==> flow/design.v <==
module tpumac
    #(parameter BITS_AB=8,
    parameter BITS_C=16)
    (
    input clk, rst_n, WrEn, en,
    input signed [BITS_AB-1:0] Ain,
    input signed [BITS_AB-1:0] Bin,
    input signed [BITS_C-1:0] Cin,
    output reg signed [BITS_AB-1:0] Aout,
    output reg signed [BITS_AB-1:0] Bout,
    output reg signed [BITS_C-1:0] Cout
    );
    logic signed [BITS_C-1:0] AxB, CPAB;
    always_ff @(posedge clk, negedge rst_n) begin
        if (!rst_n) begin
            Aout <= 0;
            Bout <= 0;
        end else if (en) begin
            Aout <= Ain;
            Bout <= Bin;
        end
    end
    always_ff @(posedge clk, negedge rst_n) begin
        if (!rst_n) begin
            Cout <= 0;
        end else if (WrEn) begin
            Cout <= Cin;
        end else if (en) begin
            Cout <= CPAB;
        end 
    end
    always_comb begin
        AxB = Ain * Bin;
        CPAB = AxB + Cout;
    end
endmodule
module systolic_array
#(
parameter BITS = 8,
parameter DIM = 32
)
(
input clk,rst_n,en,
input [DIM-1:0][BITS-1:0] A,
input [DIM-1:0][BITS-1:0] B,
output [DIM-1:0][DIM-1:0][BITS*2-1:0] Cout
);
logic [DIM-1:0][DIM-1:0][BITS-1:0] MACAin, MACBin, MACAout, MACBout;
logic [DIM-1:0][DIM-1:0][BITS*2-1:0] MACCout;
assign Cout = MACCout;
genvar gi, gj;
generate
    for (gi = 0 ; gi < DIM ; gi++) begin : row
        for (gj = 0 ; gj < DIM ; gj++) begin : col
            tpumac #(.BITS_AB(BITS), .BITS_C(BITS*2)) iDUT (
                .clk(clk), .rst_n(rst_n), .WrEn(1'b0), .en(en),
                .Ain(MACAin[gi][gj]), .Bin(MACBin[gi][gj]), .Cin({(BITS*2){1'b0}}),
                .Aout(MACAout[gi][gj]), .Bout(MACBout[gi][gj]), .Cout(MACCout[gi][gj])
            );
        end
    end
endgenerate
always_comb begin : ABCManager
    for (int i = 0 ; i < DIM ; i++) begin
        MACAin[i][0] = A[i];
        MACBin[0][i] = B[i];
    end
    for (int i = 0 ; i < DIM ; i++) begin
        for (int j = 1 ; j < DIM ; j++) begin
            MACAin[i][j] = MACAout[i][j-1];
        end
    end
    for (int i = 1 ; i < DIM ; i++) begin
        for (int j = 0 ; j < DIM ; j++) begin
            MACBin[i][j] = MACBout[i-1][j]; 
        end
    end
end
endmodule
module layoutA
#(
    parameter BITS = 8,  
    parameter DIM = 32  
)
(
    input [DIM-1:0][DIM-1:0][BITS-1:0] INA,
    input [$clog2(DIM):0] m, n, 
    output logic [DIM-1:0][DIM*2-2:0][BITS-1:0] OUTA
);
always_comb begin : ConnectionsA
    for (int row = 0 ; row < DIM ; row++) begin
        for (int col = 0 ; col < DIM*2-1 ; col++) begin
            if (col >= DIM*2-1-n-row && col <= DIM*2-2-row && row < m) begin
                OUTA[row][col] = INA[row][DIM*2-2-col-row];
            end else begin
                OUTA[row][col] = 0;
            end
        end
    end
end
endmodule
module layoutB
#(
    parameter BITS = 8,  
    parameter DIM = 32  
)
(
    input [DIM-1:0][DIM-1:0][BITS-1:0] INB,
    input [$clog2(DIM):0] n, p, 
    output logic [DIM*2-2:0][DIM-1:0][BITS-1:0] OUTB
);
always_comb begin : ConnectionsB
    for (int row = 0 ; row < DIM ; row++) begin
        for (int col = 0 ; col < DIM*2-1 ; col++) begin
            if (col >= DIM*2-1-n-row && col <= DIM*2-2-row && row < p) begin
                OUTB[col][row] = INB[DIM*2-2-col-row][row];
            end else begin
                OUTB[col][row] = 0;
            end
        end
    end
end
endmodule
module MATMUL 
#(
    parameter BITS = 8,  
    parameter DIM = 32  
)
(
    input clk, rst_n, en,
    input [$clog2(DIM):0] m, n, p,
    input [DIM-1:0][DIM-1:0][BITS-1:0] matrixDataA,
    input [DIM-1:0][DIM-1:0][BITS-1:0] matrixDataB,
    output logic [DIM-1:0][DIM-1:0][BITS-1:0] dataOut,
    output logic done
);
logic [$clog2(DIM*4):0] count;
logic [DIM-1:0][BITS-1:0] Ain, Bin;
logic [DIM-1:0][DIM-1:0][BITS*2-1:0] Cout;
logic [DIM-1:0][DIM*2-2:0][BITS-1:0] OUTA;
logic [DIM*2-2:0][DIM-1:0][BITS-1:0] OUTB;
layoutA #(.BITS(BITS), .DIM(DIM))
LayoutADUT (.INA(matrixDataA),.m(m),.n(n),.OUTA(OUTA));
layoutB #(.BITS(BITS), .DIM(DIM))
LayoutBDUT (.INB(matrixDataB),.n(n),.p(p),.OUTB(OUTB));
systolic_array #(.BITS(BITS), .DIM(DIM))
SysArrayDUT (.clk(clk), .rst_n(rst_n), .en(en), .A(Ain), .B(Bin), .Cout(Cout));
always @(posedge clk, negedge rst_n) begin
    if (!rst_n) begin
        count <= 0;
    end else if (done) begin
        count <= 0;
    end else if (en == 1) begin
        count <= count + 1;
    end
end
always_comb begin : DataFeeder
    for (int i = 0 ; i < DIM ; i++) begin
        if (count <= DIM*2-2) begin
            Ain[i] = OUTA[i][DIM*2-2-count];
            Bin[i] = OUTB[DIM*2-2-count][i];
        end else begin
            Ain[i] = 0;
            Bin[i] = 0;
        end
    end
    for (int i = 0 ; i < DIM ; i++) begin
        for (int j = 0 ; j < DIM ; j++) begin
            dataOut[i][j] = Cout[i][j] >> BITS;  
        end
    end
end
always_comb begin : howdone
    done = count == m+n+p-2 ? 1 : 0;
end
endmodule
module matmul_top
#(
    parameter BITS = 8,
    parameter DIM = 4
)
(
    input clk, rst_n, en,
    input [$clog2(DIM):0] m, n, p,
    input [DIM*DIM*BITS-1:0] mat_a,
    input [DIM*DIM*BITS-1:0] mat_b,
    output [DIM*DIM*BITS-1:0] mat_c,
    output done
);
MATMUL #(.BITS(BITS), .DIM(DIM)) u_matmul (
    .clk(clk), .rst_n(rst_n), .en(en),
    .m(m), .n(n), .p(p),
    .matrixDataA(mat_a), .matrixDataB(mat_b),
    .dataOut(mat_c), .done(done)
);
endmodule
* Tool chain data of matmul_top
Tool output for the design above, in the order of the flow. Lines are those of the file above, counted from 1. Operators carry their Yosys type and port widths (W data, S select, Z words). The mark n/a stands for no value.
Inputs: top matmul_top, clock input clk, standard-cell library sky130hd, corner tt_025C_1v80

* Elaborated design
Counts by Yosys on the flattened word-level netlist (proc, flatten, opt, wreduce; memories kept). Register bits leave out memories and registers merged into their read ports (data or address). Print and check cells are left out. Cells with the same type and inputs are merged into one.
Bit counts: bits of input ports 268, register bits 453, cells after elaboration 228
Cells by class: magnitude comparators 31, add/sub/neg operators 31, eq/ne operators 1, multipliers 16, mux-type cells 55, shifts and indexed selects 8, reduce/logical cells 45
Operators with widths (number):
- $mul A8 B8 Y16 | 16
- $shiftx A224 B32 Y8 | 6
- $mux W8 | 52
- $ge A1 B32 Y1 const A | 8
- $add A16 B16 Y16 | 16
- $ge A2 B32 Y1 const A | 8
- $shiftx A224 B11 Y8 | 1
- $shiftx A224 B9 Y8 | 1
- $ge A3 B32 Y1 const A | 6
- $sub A32 B2 Y32 const B | 2
- $add A32 B5 Y32 const B | 2
- $logic_and A1 B1 Y1 | 44
- $sub A32 B1 Y32 const B | 1
- $eq A5 B32 Y1 | 1
- $add A7 B32 Y32 const A | 1
- $add A8 B32 Y32 const A | 1
- $lt A1 B3 Y1 const A | 4
- $add A11 B5 Y12 const B | 1
- $lt A2 B3 Y1 const A | 4
- $add A7 B9 Y10 const A | 1
- $mux W5 | 2
- $sub A3 B5 Y6 const A | 1
- $sub A5 B2 Y6 const B | 1
- $add A4 B3 Y5 | 1
- $add A5 B1 Y5 const B | 1
- $le A5 B3 Y1 const B | 1
- $add A3 B3 Y4 | 1
- $sub A3 B3 Y4 const A | 1
Not listed: further kinds 2, cells in them 2.

* Logic depth
Yosys ltp: most cells in a row. Word level: on the elaborated netlist, between registers, memories and ports. Mapped: between sequential cells and ports; inverters and the memories' decode and read muxes count.
Logic depth: depth after elaboration 9, ABC_AREA 0, depth in mapped cells 38, depth with buffers taken out 29

* Netlist
Yosys stat after the flow's synthesis: flattened, memories mapped to cells. It holds for the ABC_AREA given above (unset counts as 0); a run with the other value may have another netlist. The area totals of this step are shown rounded.
Mapped netlist: cell count 7896, chip area (Yosys) 74100 µm², flip-flop cells 453
Cell types:
- sky130_fd_sc_hd__fa_1 | number 1141, total area 2.28E+04 µm²
- sky130_fd_sc_hd__dfrtp_1 | number 453, total area 1.13E+04 µm²
- sky130_fd_sc_hd__ha_1 | number 615, total area 7694.88 µm²
- sky130_fd_sc_hd__inv_1 | number 1373, total area 5.15E+03 µm²
- sky130_fd_sc_hd__mux2_2 | number 238, total area 2680.07 µm²
- sky130_fd_sc_hd__nand2_1 | number 687, total area 2.58E+03 µm²
- sky130_fd_sc_hd__and2_1 | number 398, total area 2.49E+03 µm²
- sky130_fd_sc_hd__xnor2_1 | number 265, total area 2.32E+03 µm²
- sky130_fd_sc_hd__a21oi_1 | number 253, total area 1.27E+03 µm²
- sky130_fd_sc_hd__o21ai_0 | number 254, total area 1.27E+03 µm²
- sky130_fd_sc_hd__clkbuf_1 | number 263, total area 987.197 µm²
- sky130_fd_sc_hd__buf_4 | number 131, total area 983.443 µm²
- sky130_fd_sc_hd__nand3_1 | number 171, total area 855.821 µm²
- sky130_fd_sc_hd__nor2_1 | number 203, total area 761.981 µm²
- sky130_fd_sc_hd__nand2b_1 | number 112, total area 700.672 µm²
- sky130_fd_sc_hd__and3_1 | number 85, total area 531.76 µm²
- sky130_fd_sc_hd__nor2b_1 | number 76, total area 475.456 µm²
- sky130_fd_sc_hd__nor3_1 | number 91, total area 455.437 µm²
Not listed: further types 89, cells in them 1087. The figures by module come from a second, unflattened synthesis with its own total; it is not the netlist above.
Second synthesis, totals: cells (unflattened synthesis) 8013, area (unflattened synthesis) 80400 µm²
Each row is one instance without its submodules.
Modules:
- tpumac | cells 404, instances 16, area 4200 µm²
- MATMUL | cells 977, instances 1, area 9310 µm²
- layoutB | cells 281, instances 1, area 1980 µm²
- layoutA | cells 290, instances 1, area 1970 µm²
- systolic_array | cells 1, instances 1, area 3.8 µm²
- matmul_top | cells 0, instances 1, area 0.0 µm²

* Worst setup path after synthesis
Path of least setup slack by OpenSTA after synthesis, without wires, with an ideal clock, recovery checks aside; 20% of the period is set as input and as output delay. Where synthesis merged equal registers, the netlist keeps one of their names.
Path after synthesis: kind input port to flip-flop, start point input n[2], end point register u_matmul.SysArrayDUT.row[0].col[0].iDUT.Cout[12], path slack 0.965 ns, path delay 7.835 ns, path buffers 4, required time 10.905 ns, external input delay 2.200 ns, period 11.0 ns, driving pins on the path 28, data arrival time 9.940 ns, synthesis period reached 10.035 ns
"path delay" = arrival - input delay + setup time. "driving pins on the path" counts driving pins, that of a launching flip-flop among them; a cell with two outputs on the path counts twice. "synthesis period reached" is the clock period less the worst setup slack; recovery checks do not enter. This is arithmetic on one report: input and output delays are still those of the set period (20% each). At most two assigning lines are given for a register; there are more.
Between the ends, after synthesis: path through sky130_fd_sc_hd__buf_2 -> sky130_fd_sc_hd__buf_2 -> sky130_fd_sc_hd__buf_2 -> sky130_fd_sc_hd__buf_1 -> sky130_fd_sc_hd__inv_1 -> sky130_fd_sc_hd__ha_1 -> sky130_fd_sc_hd__nand3b_1 -> sky130_fd_sc_hd__or4b_2 -> sky130_fd_sc_hd__a21oi_1 -> sky130_fd_sc_hd__o21a_1 -> sky130_fd_sc_hd__a2111oi_4 -> sky130_fd_sc_hd__nor4_1 -> sky130_fd_sc_hd__inv_1 -> sky130_fd_sc_hd__fa_1 -> sky130_fd_sc_hd__fa_1 -> sky130_fd_sc_hd__inv_1 -> sky130_fd_sc_hd__fa_1 -> sky130_fd_sc_hd__fa_1 -> sky130_fd_sc_hd__inv_1 -> sky130_fd_sc_hd__fa_1 -> sky130_fd_sc_hd__inv_1 -> sky130_fd_sc_hd__ha_1 -> sky130_fd_sc_hd__o21ai_0 -> sky130_fd_sc_hd__a21boi_0 -> sky130_fd_sc_hd__o311a_1 -> sky130_fd_sc_hd__o21a_1 -> sky130_fd_sc_hd__o21a_1 -> sky130_fd_sc_hd__o31ai_1
RTL lines, path after synthesis:
- from (decl) | line 184 | input [$clog2(DIM):0] m, n, p,
- to (assign) | line 25 | Cout <= 0;
- to (assign) | line 27 | Cout <= Cin;
- to (decl) | line 11 | output reg signed [BITS_C-1:0] Cout
Chain of elaborated cells between the ends: none given.

* Path in the finished layout
Path of least setup slack in the final report of run 2 (OpenROAD, finished layout, wires in). Where an end is a register, its clock arrival counts in the times.
Path after layout: kind input port to flip-flop, start point input n[0], end point register u_matmul.SysArrayDUT.row[2].col[0].iDUT.Cout[14], external input delay 2.20 ns, path slack 1.06 ns, period 11.0 ns, required time 11.54 ns, data arrival time 10.48 ns, driving pins on the path 24, path buffers 2
At most two assigning lines are given for a register; there are more.
Between the ends, after layout: path through sky130_fd_sc_hd__clkdlybuf4s50_1 -> sky130_fd_sc_hd__inv_1 -> sky130_fd_sc_hd__ha_1 -> sky130_fd_sc_hd__inv_1 -> sky130_fd_sc_hd__a221oi_1 -> sky130_fd_sc_hd__buf_4 -> sky130_fd_sc_hd__nand3_1 -> sky130_fd_sc_hd__mux4_2 -> sky130_fd_sc_hd__mux2_2 -> sky130_fd_sc_hd__a211oi_2 -> sky130_fd_sc_hd__nand2b_1 -> sky130_fd_sc_hd__fa_1 -> sky130_fd_sc_hd__fa_1 -> sky130_fd_sc_hd__inv_1 -> sky130_fd_sc_hd__fa_1 -> sky130_fd_sc_hd__fa_1 -> sky130_fd_sc_hd__fa_1 -> sky130_fd_sc_hd__ha_1 -> sky130_fd_sc_hd__a21o_1 -> sky130_fd_sc_hd__a211oi_1 -> sky130_fd_sc_hd__o21bai_1 -> sky130_fd_sc_hd__a31oi_1 -> sky130_fd_sc_hd__mux2i_1 -> sky130_fd_sc_hd__a211o_1
RTL lines, path after layout:
- from (decl) | line 184 | input [$clog2(DIM):0] m, n, p,
- to (assign) | line 25 | Cout <= 0;
- to (assign) | line 27 | Cout <= Cin;
- to (decl) | line 11 | output reg signed [BITS_C-1:0] Cout
Chain of elaborated cells between the ends: none given.

Module matmul_top, platform sky130hd: 3 stored runs of the flow (Yosys, OpenROAD) with differing settings, in no particular order. Input and output delays are each 20% of the period that was set; the output load is 0.01 pF.
By "worst setup path time" is meant the share of the clock period that the worst setup path is allowed (20% is reserved at inputs, 20% at outputs), minus its slack. Clock arrival times at its registers enter into it.
By "power" is meant OpenSTA's value without simulated activity: inputs other than the clock are taken to toggle once in ten clock periods, and the tool carries that through the logic.
Results are given in rounded form.

* Run 1 | settings: ABC_AREA 1; CORE_ASPECT_RATIO 0.64; CORE_UTILIZATION 71; GPL_ROUTABILITY_DRIVEN 0; MIN_ROUTING_LAYER met2; SLEW_MARGIN 40; period_ns 11.6; CAP_MARGIN 20; CORE_MARGIN 2 | no results, routing failed with GRT-0116
* Run 2 | settings: CORE_UTILIZATION 40; PLACE_DENSITY 0.6; period_ns 11.0; CAP_MARGIN 20; CORE_MARGIN 2; SLEW_MARGIN 20 | results: worst hold slack in the final report 0.486 ns; standard-cell area of the final layout 82600 µm²; cell area after synthesis 74100 µm²; worst setup slack after layout 1.06 ns; sum of negative setup slack 0.000 ns; power 25100 uW; worst setup path time 7.74 ns; class of the worst setup path input port to flip-flop; area of the die 189000 µm²
* Run 3 | settings: ABC_AREA 1; CAP_MARGIN 15; CELL_PAD_IN_SITES_GLOBAL_PLACEMENT 2; CORE_MARGIN 6; CORE_UTILIZATION 46; CTS_CLUSTER_DIAMETER 236; GPL_TIMING_DRIVEN 1; MAX_ROUTING_LAYER met4; PLACE_DENSITY 0.78; SETUP_SLACK_MARGIN -0.72; period_ns 7.24; SLEW_MARGIN 20 | results: power 40600 uW; worst hold slack in the final report 0.474 ns; standard-cell area of the final layout 86300 µm²; area of the die 169000 µm²; worst setup path time 6.10 ns; class of the worst setup path input port to flip-flop; cell area after synthesis 73100 µm²; sum of negative setup slack -3.50 ns; worst setup slack after layout -0.308 ns
